==> flow/design.v <==
module ellipse_generator
#(
parameter  int  BITS_RES            = 12,             
parameter  int  BITS_RAD            = BITS_RES - 1,   
parameter  bit  USE_ALTERA_IP       = 0               
)
(
  input logic                        clk,               
  input logic                        reset,             
  input logic                        enable,            
  input logic                        run,               
  input logic         [1:0]          quadrant,          
  input logic                        ellipse_filled,    
  input logic  signed [BITS_RES-1:0] Xc,                
  input logic  signed [BITS_RES-1:0] Yc,                
  input logic  signed [BITS_RES-1:0] Xr,                
  input logic  signed [BITS_RES-1:0] Yr,                
  input logic                        ena_pause,         
  output logic                       busy,              
  output logic signed [BITS_RES:0]   X_coord,           
  output logic signed [BITS_RES:0]   Y_coord,           
  output logic                       pixel_data_rdy,    
  output logic                       ellipse_complete   
);
logic               draw_line ;
logic        [1:0]  quadrant_latch ;     
logic        [3:0]  sub_function ;     
logic               inv ;     
logic               draw_flat ;     
logic               filled ;     
logic signed   [BITS_RES-1:0]   x ;     
logic signed   [BITS_RES-1:0]   y ;     
logic signed   [BITS_RES-1:0]   xcr ;     
logic signed   [BITS_RES-1:0]   ycr ;     
logic signed   [BITS_RES-1:0]   xrr ;     
logic signed   [BITS_RES-1:0]   yrr ;     
logic signed   [BITS_RAD*3+1:0] p ;     
logic signed   [BITS_RAD*3+1:0] px ;     
logic signed   [BITS_RAD*3+1:0] py ;     
logic unsigned [BITS_RAD*2-1:0] rx2 ;     
logic unsigned [BITS_RAD*2-1:0] ry2 ;     
logic unsigned [BITS_RAD*1-1:0] alu_mult_a ;  
logic unsigned [BITS_RAD*2-1:0] alu_mult_b ;  
logic unsigned [BITS_RAD*3-1:0] alu_mult_y     ;  
logic               pixel_data_rdy_int ;     
logic               busy_int ;     
logic               ena_process ;     
logic               freeze ;     
     always_ff @(posedge clk) if (ena_process) alu_mult_y <= alu_mult_a * alu_mult_b ;
always_comb begin
   pixel_data_rdy = pixel_data_rdy_int && !ena_pause ;  
   busy           = busy_int || run ;                   
   ena_process    = enable && !(ena_pause && pixel_data_rdy_int);
end
always_ff @( posedge clk or posedge reset ) begin
   if ( reset ) begin
      draw_line          <= 1'b0  ;
      pixel_data_rdy_int <= 1'b0  ;
      busy_int           <= 1'b0  ;
      ellipse_complete   <= 1'b0  ;
      quadrant_latch     <= 2'b0  ;
      sub_function       <= 4'd0  ;  
      x                  <= 0 ;
      y                  <= 0 ;
      xcr                <= 0 ;
      ycr                <= 0 ;
      xrr                <= 0 ;
      yrr                <= 0 ;
      p                  <= 0 ;
      rx2                <= 0 ;
      ry2                <= 0 ;
      px                 <= 0 ;
      py                 <= 0 ;
      inv                <= 1'b0 ;       
      draw_flat          <= 1'b0 ;
      filled             <= 1'b0 ;
      freeze             <= 1'b0 ;
      X_coord            <= (BITS_RES)'(0);
      Y_coord            <= (BITS_RES)'(0);
      alu_mult_a         <= (BITS_RAD*1)'(0);
      alu_mult_b         <= (BITS_RAD*2)'(0);
   end
   else if ( ena_process  ) begin 
if (!freeze) begin
  if (inv==0) begin
    case ( quadrant_latch )
      4'd0 : begin
             X_coord    <=  xcr + x;
             Y_coord    <=  ycr + y;
             end
      4'd1 : begin
             X_coord    <=  xcr - x;
             Y_coord    <=  ycr + y;
             end
      4'd2 : begin
             X_coord    <=  xcr + x;
             Y_coord    <=  ycr - y;
             end
      4'd3 : begin
             X_coord    <=  xcr - x;
             Y_coord    <=  ycr - y;
             end
      endcase
  end else begin
  case ( quadrant_latch )
      4'd0 : begin
             Y_coord    <=  xcr + x;
             X_coord    <=  ycr + y;
             end
      4'd1 : begin
             Y_coord    <=  xcr + x;
             X_coord    <=  ycr - y;
             end
      4'd2 : begin
             Y_coord    <=  xcr - x;
             X_coord    <=  ycr + y;
             end
      4'd3 : begin
             Y_coord    <=  xcr - x;
             X_coord    <=  ycr - y;
             end
      endcase
  end
end else begin   
  if (((X_coord==xcr)&& !inv) || ((X_coord==ycr)&& inv) )  freeze     <= 1'b0;            
  if (((X_coord>xcr)&& !inv)  || ((X_coord>ycr)&& inv)  )  X_coord    <= X_coord - 1'b1;  
  if (((X_coord<xcr)&& !inv)  || ((X_coord<ycr)&& inv)  )  X_coord    <= X_coord + 1'b1;  
end
casez ( sub_function )
    4'd0 : begin  
      if ( run ) begin   
         quadrant_latch <= quadrant ;  
         if ( ( Xr == 0 ) && ( Yr == 0 ) ) begin  
            x                  <= 0    ;  
            y                  <= 0    ;  
            pixel_data_rdy_int <= 1'b0  ;  
            ellipse_complete   <= 1'b0  ;  
            sub_function       <= 4'd9  ;  
            draw_line          <= 1'b1  ;  
            busy_int           <= 1'b1  ;  
            xcr       <= Xc ;  
            ycr       <= Yc ;
            xrr       <= 0 ;
            yrr       <= 0 ;
            inv       <= 1'b0 ;
            draw_flat <= 1'b0 ;
            freeze    <= 1'b0 ;
         end
         else begin  
            sub_function       <= sub_function + 1'd1  ;  
            draw_line          <= 1'b1  ;  
            busy_int           <= 1'b1  ;  
            pixel_data_rdy_int <= 1'b0  ;  
            ellipse_complete   <= 1'b0  ;  
            xcr       <= Xc ;  
            ycr       <= Yc ;
            xrr       <= Xr ;
            yrr       <= Yr ;
            inv       <= 1'b0 ;
            draw_flat <= 1'b0 ;
            filled    <= ellipse_filled ;
            freeze    <= 1'b0 ;
         end  
      end  
    end  
    4'd1 : begin  
     alu_mult_a[BITS_RAD*1-1:0]          <= xrr[BITS_RAD-1:0] ;
     alu_mult_b[BITS_RAD*1-1:0]          <= xrr[BITS_RAD-1:0] ;
     alu_mult_b[BITS_RAD*2-1:BITS_RAD*1] <= 0     ;
     x                                   <= 0     ;
     y                                   <= yrr   ;
     draw_flat                           <= 1'b0  ;
     p                                   <= 0     ;
     sub_function                        <= sub_function + 1'd1  ;  
    end
    4'd2 : begin  
     alu_mult_a[BITS_RAD*1-1:0]          <= yrr[BITS_RAD-1:0] ;
     alu_mult_b[BITS_RAD*1-1:0]          <= yrr[BITS_RAD-1:0] ;
     alu_mult_b[BITS_RAD*2-1:BITS_RAD*1] <= 0     ;
     sub_function                        <= sub_function + 1'd1  ;  
    end
    4'd3 : begin  
     rx2[BITS_RAD*2-1:0]                <= alu_mult_y[BITS_RAD*2-1:0] ;  
     alu_mult_a[BITS_RAD*1-1:0]          <= yrr[BITS_RAD-1:0] ;
     alu_mult_b[BITS_RAD*2-1:0]          <= alu_mult_y[BITS_RAD*2-1:0] ;
     ry2                                 <= (BITS_RAD*2)'((alu_mult_y[BITS_RAD*2-1:0] + 2) >> 2) ;  
     px                                  <= 0     ;                                  
     sub_function                        <= sub_function + 1'd1  ;                   
    end
    4'd4 : begin  
     px                                 <= px + ry2 ;  
     ry2[BITS_RAD*2-1:0]                <= alu_mult_y[BITS_RAD*2-1:0] ;  
     sub_function                       <= sub_function + 1'd1  ;  
    end
    4'd5 : begin  
     px                                 <= px + ry2 - alu_mult_y[BITS_RAD*3-1:0] ;  
     py                                 <= (alu_mult_y[((BITS_RAD)*3-1):0]) << 1 ;  
     sub_function                       <= sub_function + 1'd1  ;  
    end
    4'd6 : begin  
     p                                  <= px  ;  
     px                                 <= 0;
              if (xrr<2) sub_function   <= sub_function + 2'd2  ;  
              else       sub_function   <= sub_function + 1'd1  ;  
    end
    4'd7 : begin  
  if (!freeze) begin
       if (px <= py) begin   
                     pixel_data_rdy_int <= 1'b1  ;  
		             x                  <= x + 1'd1 ;
		             px                 <= px + (ry2<<1);
                     if (inv && filled) freeze <= 1'b1;    
		             if (p <= 0) begin
	                             p  <= p + ry2 + (px + (ry2<<1)) ;
		                         end else begin
		                         if (!inv && filled)  freeze <= 1'b1;      
                                 y  <= y - 1'd1;
                                 py <= py - (rx2<<1);
                                 p  <= p + ry2 + (px + (ry2<<1)) - (py - (rx2<<1)) ;
                                 end
       end else begin  
          pixel_data_rdy_int <= 1'b0  ;                 
          sub_function       <= sub_function + 1'd1  ;  
       end
   end  
    end  
    4'd8 : begin  
if (!freeze) begin
if (((y<2) || draw_flat) && x <= xrr ) begin  
    draw_flat          <= 1'b1 ;       
    y                  <= 0        ;   
              if (draw_flat) begin               
              pixel_data_rdy_int <= 1'b1  ;      
              x                  <= x + 1'd1 ;   
              end
    end else begin
          if (inv) begin
                   pixel_data_rdy_int <= 1'b0  ;  
                   sub_function       <= 4'd0  ;  
                   inv                <= 1'b0  ;  
                   draw_line          <= 1'b0  ;  
                   ellipse_complete   <= 1'b1  ;
                   busy_int           <= 1'b0  ;  
          end else begin
                   pixel_data_rdy_int <= 1'b0  ;  
                   sub_function       <= 4'd1  ;  
                   inv                <= 1'b1  ;  
                   xcr                <= ycr   ;  
                   ycr                <= xcr   ;
                   xrr                <= yrr   ;  
                   yrr                <= xrr   ;
          end
     end  
    end  
    end  
    4'd9 : begin  
            pixel_data_rdy_int <= 1'b1                 ;  
            sub_function       <= sub_function + 1'd1  ;  
    end
    default : begin                 
    sub_function       <= 4'd0  ;   
    draw_line          <= 1'b0  ;   
    pixel_data_rdy_int <= 1'b0  ;  
    sub_function       <= 4'd0  ;  
    ellipse_complete   <= 1'b1  ;
    busy_int           <= 1'b0  ;  
    end
  endcase  
      if (!draw_line && !run ) begin
         pixel_data_rdy_int <= 1'b0 ;  
         ellipse_complete   <= 1'b0 ;  
         busy_int           <= 1'b0 ;  
      end
   end  
end
endmodule
## From RTL to reports: ellipse_generator

What the tools print for ellipse_generator, step after step.
Lines are those of the file above, counted from 1.
Operators carry their Yosys type and port widths (W data, S select, Z words).
Cell names lack the library's common part.
A cell with -- has no value.

| set-up | value |
|---|---|
| top module | ellipse_generator |
| clock input | clk |
| standard-cell library | sky130hd |
| corner | tt_025C_1v80 |

## Word-level counts

Source: Yosys, flattened and elaborated, memories not mapped. Widths are those after wreduce. Registers that Yosys merges into a memory's read port (data or address) are not register bits. Print and check cells do not count.

| word-level totals | value |
|---|---|
| bits in registers | 327 |

| operators by class | value |
|---|---|
| equal/unequal tests | 35 |
| reductions and logical operators | 69 |
| add/sub/neg operators | 18 |
| magnitude comparators | 9 |
| multiply operators | 1 |
| bitwise operators | 3 |
| mux-type cells | 104 |

Operators by type and width:

| cell | number |
|---|---|
| $mul A11 B22 Y33 | 1 |
| $mux W12 | 30 |
| $mux W35 | 8 |
| $pmux W35 S4 | 1 |
| $pmux W35 S3 | 1 |
| $pmux W13 S2 | 4 |
| $pmux W12 S4 | 2 |
| $pmux W12 S2 | 4 |
| $add A35 B22 Y35 | 2 |
| $pmux W35 S2 | 1 |
| $mux W13 | 5 |
| $pmux W22 S2 | 1 |
| $pmux W11 S2 | 2 |
| $le A35 B1 Y1 const B | 1 |
| $add A35 B23 Y35 | 1 |
| $sub A35 B23 Y35 | 1 |
| $sub A35 B33 Y35 | 1 |
| $add A35 B35 Y35 | 1 |
| $sub A35 B35 Y35 | 1 |
| $le A35 B35 Y1 | 1 |
| $pmux W11 S3 | 1 |
| $reduce_and A6 Y1 | 5 |
| $mux W1 | 30 |
| $mux W4 | 7 |
| $add A12 B12 Y13 | 2 |
| $sub A12 B12 Y13 | 2 |
| $gt A13 B12 Y1 | 2 |
| $lt A13 B12 Y1 | 2 |

Not listed: further kinds 43, cells in them 119.

## Longest topological paths

Longest topological path by Yosys (ltp), each cell counted once; first at word level (registers and memories cut), then after technology mapping (sequential cells cut; the memories' decode and read muxes count).

| logic depth | value |
|---|---|
| depth in word-level cells | 11 |
| ABC_AREA | 0 |
| depth in mapped cells | 33 |
| gate-level depth less buffers | 33 |

## After synthesis

Source: synth_stat.txt of the flow (Yosys; design flattened, memories mapped). It holds for the ABC_AREA given above (unset counts as 0); a run with the other value may have another netlist.

Cell types:

| type | number | area in all (um^2) |
|---|---|---|
| dfrtp_1 | 293 | 7.33E+03 |
| ha_1 | 388 | 4.85E+03 |
| fa_1 | 211 | 4.22E+03 |
| nand2_1 | 603 | 2.26E+03 |
| o21ai_0 | 331 | 1.66E+03 |
| xnor2_1 | 181 | 1585.27 |
| inv_1 | 413 | 1.55E+03 |
| a21oi_1 | 303 | 1.52E+03 |
| nor2_1 | 314 | 1178.63 |
| edfxtp_1 | 33 | 990.95 |
| a21o_1 | 105 | 788.256 |
| xor2_1 | 86 | 753.222 |
| and2_1 | 113 | 706.928 |
| clkbuf_1 | 184 | 690.662 |
| a31oi_1 | 85 | 531.76 |
| o21a_1 | 48 | 360.346 |
| nand3_1 | 66 | 330.317 |
| nand2b_1 | 51 | 319.056 |

Not listed: further types 91, cells in them 654.

| synthesis totals | value |
|---|---|
| cells in the netlist | 4462 |
| flip-flop cells | 326 |
| synthesis area | 36904.1 um^2 |
| buffers | 211 |

## Timing after synthesis

OpenSTA on the mapped netlist: ideal clock, no wires. The path of least setup slack (recovery checks aside). Input and output delay are each 20% of the period. Register names are those of the netlist, which keeps one name where synthesis merged equal registers.

| path after synthesis | value |
|---|---|
| path kind | reg-to-reg |
| from | reg px[1] |
| to | reg p[34] |
| stages on the path | 34 |
| path buffers | 0 |
| library setup time | 0.095 ns |
| launch time at the first pin | 0.000 ns |
| clock period | 7.5 ns |
| arrival time | 6.505 ns |
| path slack | 0.900 ns |
| path delay | 6.600 ns |
| synthesis period reached | 6.6 ns |

"path delay" is the arrival time less input delay plus setup time.
"stages on the path": output pins that drive a net of the path, with the launching flip-flop's if there is one; two outputs of one cell count as two.
"synthesis period reached" = period - worst setup slack (recovery checks aside). The figure is calculated, with input and output delays left at 20% of the set period.
The rows between start and end are the longest chain of elaborated cells between them; the timing report does not say that the signal goes this way. Where chains are equally long, one stands for them.
Each line given opens the expression or statement behind the cell; cells for indexed reads and writes are added by Yosys, which also makes memories of some case tables.
At most two assigning lines are given for a register; there are more.

| between the ends, after synthesis | value |
|---|---|
| path through | dfrtp_1 > ha_1 > inv_1 > fa_1 > nand2b_1 > a21oi_1 > nor2b_1 > a21oi_1 > a21o_1 > a21oi_1 > xnor2_1 > fa_1 > ha_1 > and3_1 > o311a_1 > a211o_1 > a21oi_1 > o21bai_1 > a21oi_1 > o21ai_0 > xor2_1 > ha_1 > a21o_1 > a21o_1 > a2111oi_0 > o21ai_0 > a221oi_1 > o21a_1 > o21ai_0 > a21oi_1 > xnor3_1 > nand2_1 > xnor2_1 > o31ai_1 |
| length of the longest elaborated chain | 7 |

RTL lines, path after synthesis:

| what | RTL line | RTL |
|---|---|---|
| from (decl) | 38 | `logic signed   [BITS_RAD*3+1:0] px ;` |
| from (assign) | 191 | `px                                 <= px + ry2 ;` |
| from (assign) | 196 | `px                                 <= px + ry2 - alu_mult_y[BITS_RAD*3-1:0] ;` |
| $add A35 B23 Y35 | 219 | `p  <= p + ry2 + (px + (ry2<<1)) - (py - (rx2<<1)) ;` |
| $add A35 B35 Y35 | 219 |  |
| $sub A35 B35 Y35 | 219 |  |
| $mux W35 | 213 | `if (p <= 0) begin` |
| $mux W35 | 208 | `if (px <= py) begin` |
| $mux W35 | 207 | `if (!freeze) begin` |
| $pmux W35 S3 | 129 | `casez ( sub_function )` |
| to (assign) | 201 | `p                                  <= px  ;` |
| to (assign) | 214 | `p <= p + ry2 + (px + (ry2<<1)) ;` |
| to (decl) | 37 | `logic signed   [BITS_RAD*3+1:0] p ;` |

## Path in the finished layout

Path of least setup slack in the final report of record 1 (OpenROAD, finished layout, wires in). Where an end is a register, its clock arrival counts in the times.

| path after layout | value |
|---|---|
| path kind | reg-to-reg |
| from | reg px[4] |
| to | reg p[31] |
| path slack | 0.33 ns |
| launch time at the first pin | 0.63 ns |
| stages on the path | 31 |
| library setup time | 0.12 ns |
| path buffers | 1 |
| arrival time | 7.66 ns |
| clock period | 7.5 ns |

The rows between start and end are the longest chain of elaborated cells between them; the timing report does not say that the signal goes this way. Where chains are equally long, one stands for them.
At most two assigning lines are given for a register; there are more.

| between the ends, after layout | value |
|---|---|
| path through | dfrtp_1 > ha_1 > o211ai_1 > a21oi_2 > o211ai_1 > a31oi_2 > or4_1 > a31o_2 > a31oi_1 > xnor2_1 > fa_1 > ha_2 > a21oi_1 > o21ai_0 > o41a_1 > and2_1 > a31o_2 > o21ai_0 > nand2b_1 > xor2_1 > ha_1 > buf_4 > a21o_1 > a21o_1 > a21oi_2 > o41ai_4 > a21o_1 > a21oi_1 > xnor2_1 > a222oi_1 > a21oi_1 |
| length of the longest elaborated chain | 7 |

RTL lines, path after layout:

| what | RTL line | RTL |
|---|---|---|
| from (decl) | 38 | `logic signed   [BITS_RAD*3+1:0] px ;` |
| from (assign) | 191 | `px                                 <= px + ry2 ;` |
| from (assign) | 196 | `px                                 <= px + ry2 - alu_mult_y[BITS_RAD*3-1:0] ;` |
| $add A35 B23 Y35 | 219 | `p  <= p + ry2 + (px + (ry2<<1)) - (py - (rx2<<1)) ;` |
| $add A35 B35 Y35 | 219 |  |
| $sub A35 B35 Y35 | 219 |  |
| $mux W35 | 213 | `if (p <= 0) begin` |
| $mux W35 | 208 | `if (px <= py) begin` |
| $mux W35 | 207 | `if (!freeze) begin` |
| $pmux W35 S3 | 129 | `casez ( sub_function )` |
| to (assign) | 201 | `p                                  <= px  ;` |
| to (assign) | 214 | `p <= p + ry2 + (px + (ry2<<1)) ;` |
| to (decl) | 37 | `logic signed   [BITS_RAD*3+1:0] p ;` |

Stored flow runs of ellipse_generator (6 of them; Yosys, OpenROAD, sky130hd). They differ in their settings and are not a sequence. Constraints: input delay and output delay 20% of the set period each, output load 0.01 pF.
Among the settings, -- means not set for that run.
Results: -- = not shown.

| item | record 1 | record 2 | record 3 | record 4 | record 5 | record 6 |
|---|---|---|---|---|---|---|
| CORE_UTILIZATION | 40 | 20 | 40 | 65 | 60 | 57 |
| period_ns | 7.5 | 6.26 | 7.29 | 4.94 | 6.52 | 6.26 |
| CAP_MARGIN | 20 | 20 | 20 | 15 | 20 | 20 |
| CORE_MARGIN | 2 | 6 | 2 | 2 | 8 | 2 |
| SLEW_MARGIN | 20 | 15 | 20 | 10 | 5 | 15 |
| ABC_AREA | -- | 0 | -- | 0 | -- | -- |
| CORE_ASPECT_RATIO | -- | 0.54 | -- | 1.68 | -- | 0.54 |
| GPL_ROUTABILITY_DRIVEN | -- | 0 | -- | 0 | -- | -- |
| GPL_TIMING_DRIVEN | -- | 0 | -- | -- | -- | 0 |
| SETUP_SLACK_MARGIN | -- | 1.86 | 0.74 | -0.14 | -- | -- |
| CELL_PAD_IN_SITES_DETAIL_PLACEMENT | -- | -- | -- | 1 | 0 | -- |
| CTS_CLUSTER_DIAMETER | -- | -- | -- | 196 | 243 | -- |
| CTS_CLUSTER_SIZE | -- | -- | -- | 61 | 71 | -- |
| MAX_ROUTING_LAYER | -- | -- | -- | met5 | met4 | -- |
| MIN_ROUTING_LAYER | -- | -- | -- | met1 | -- | -- |
| PLACE_DENSITY_LB_ADDON | -- | -- | -- | 0.29 | 0.03 | -- |
| worst setup slack after layout (ns) | 0.335 | -0.990 | 0.472 | -- | -0.171 | -1.069 |
| total die area (um^2) | 94707.0 | 195467.0 | 94707.0 | -- | 69698.6 | 66892.7 |
| utilization (%) | 44.2 | 25.9 | 45.1 | -- | 67.5 | 66.2 |
| setup total negative slack (ns) | 0.000 | -8.478 | 0.000 | -- | -0.348 | -9.107 |
| standard-cell area of the final layout (um^2) | 40471.3 | 47222.8 | 41317.1 | -- | 41358.4 | 42373.1 |
| worst hold slack in the final report (ns) | 0.481 | 0.482 | 0.474 | -- | 0.515 | 0.478 |
| area of the synthesized netlist (um^2) | 36904.1 | 36904.1 | 36904.1 | -- | 36904.1 | 36904.1 |

Record 4: no results, placement failed with DPL-0033
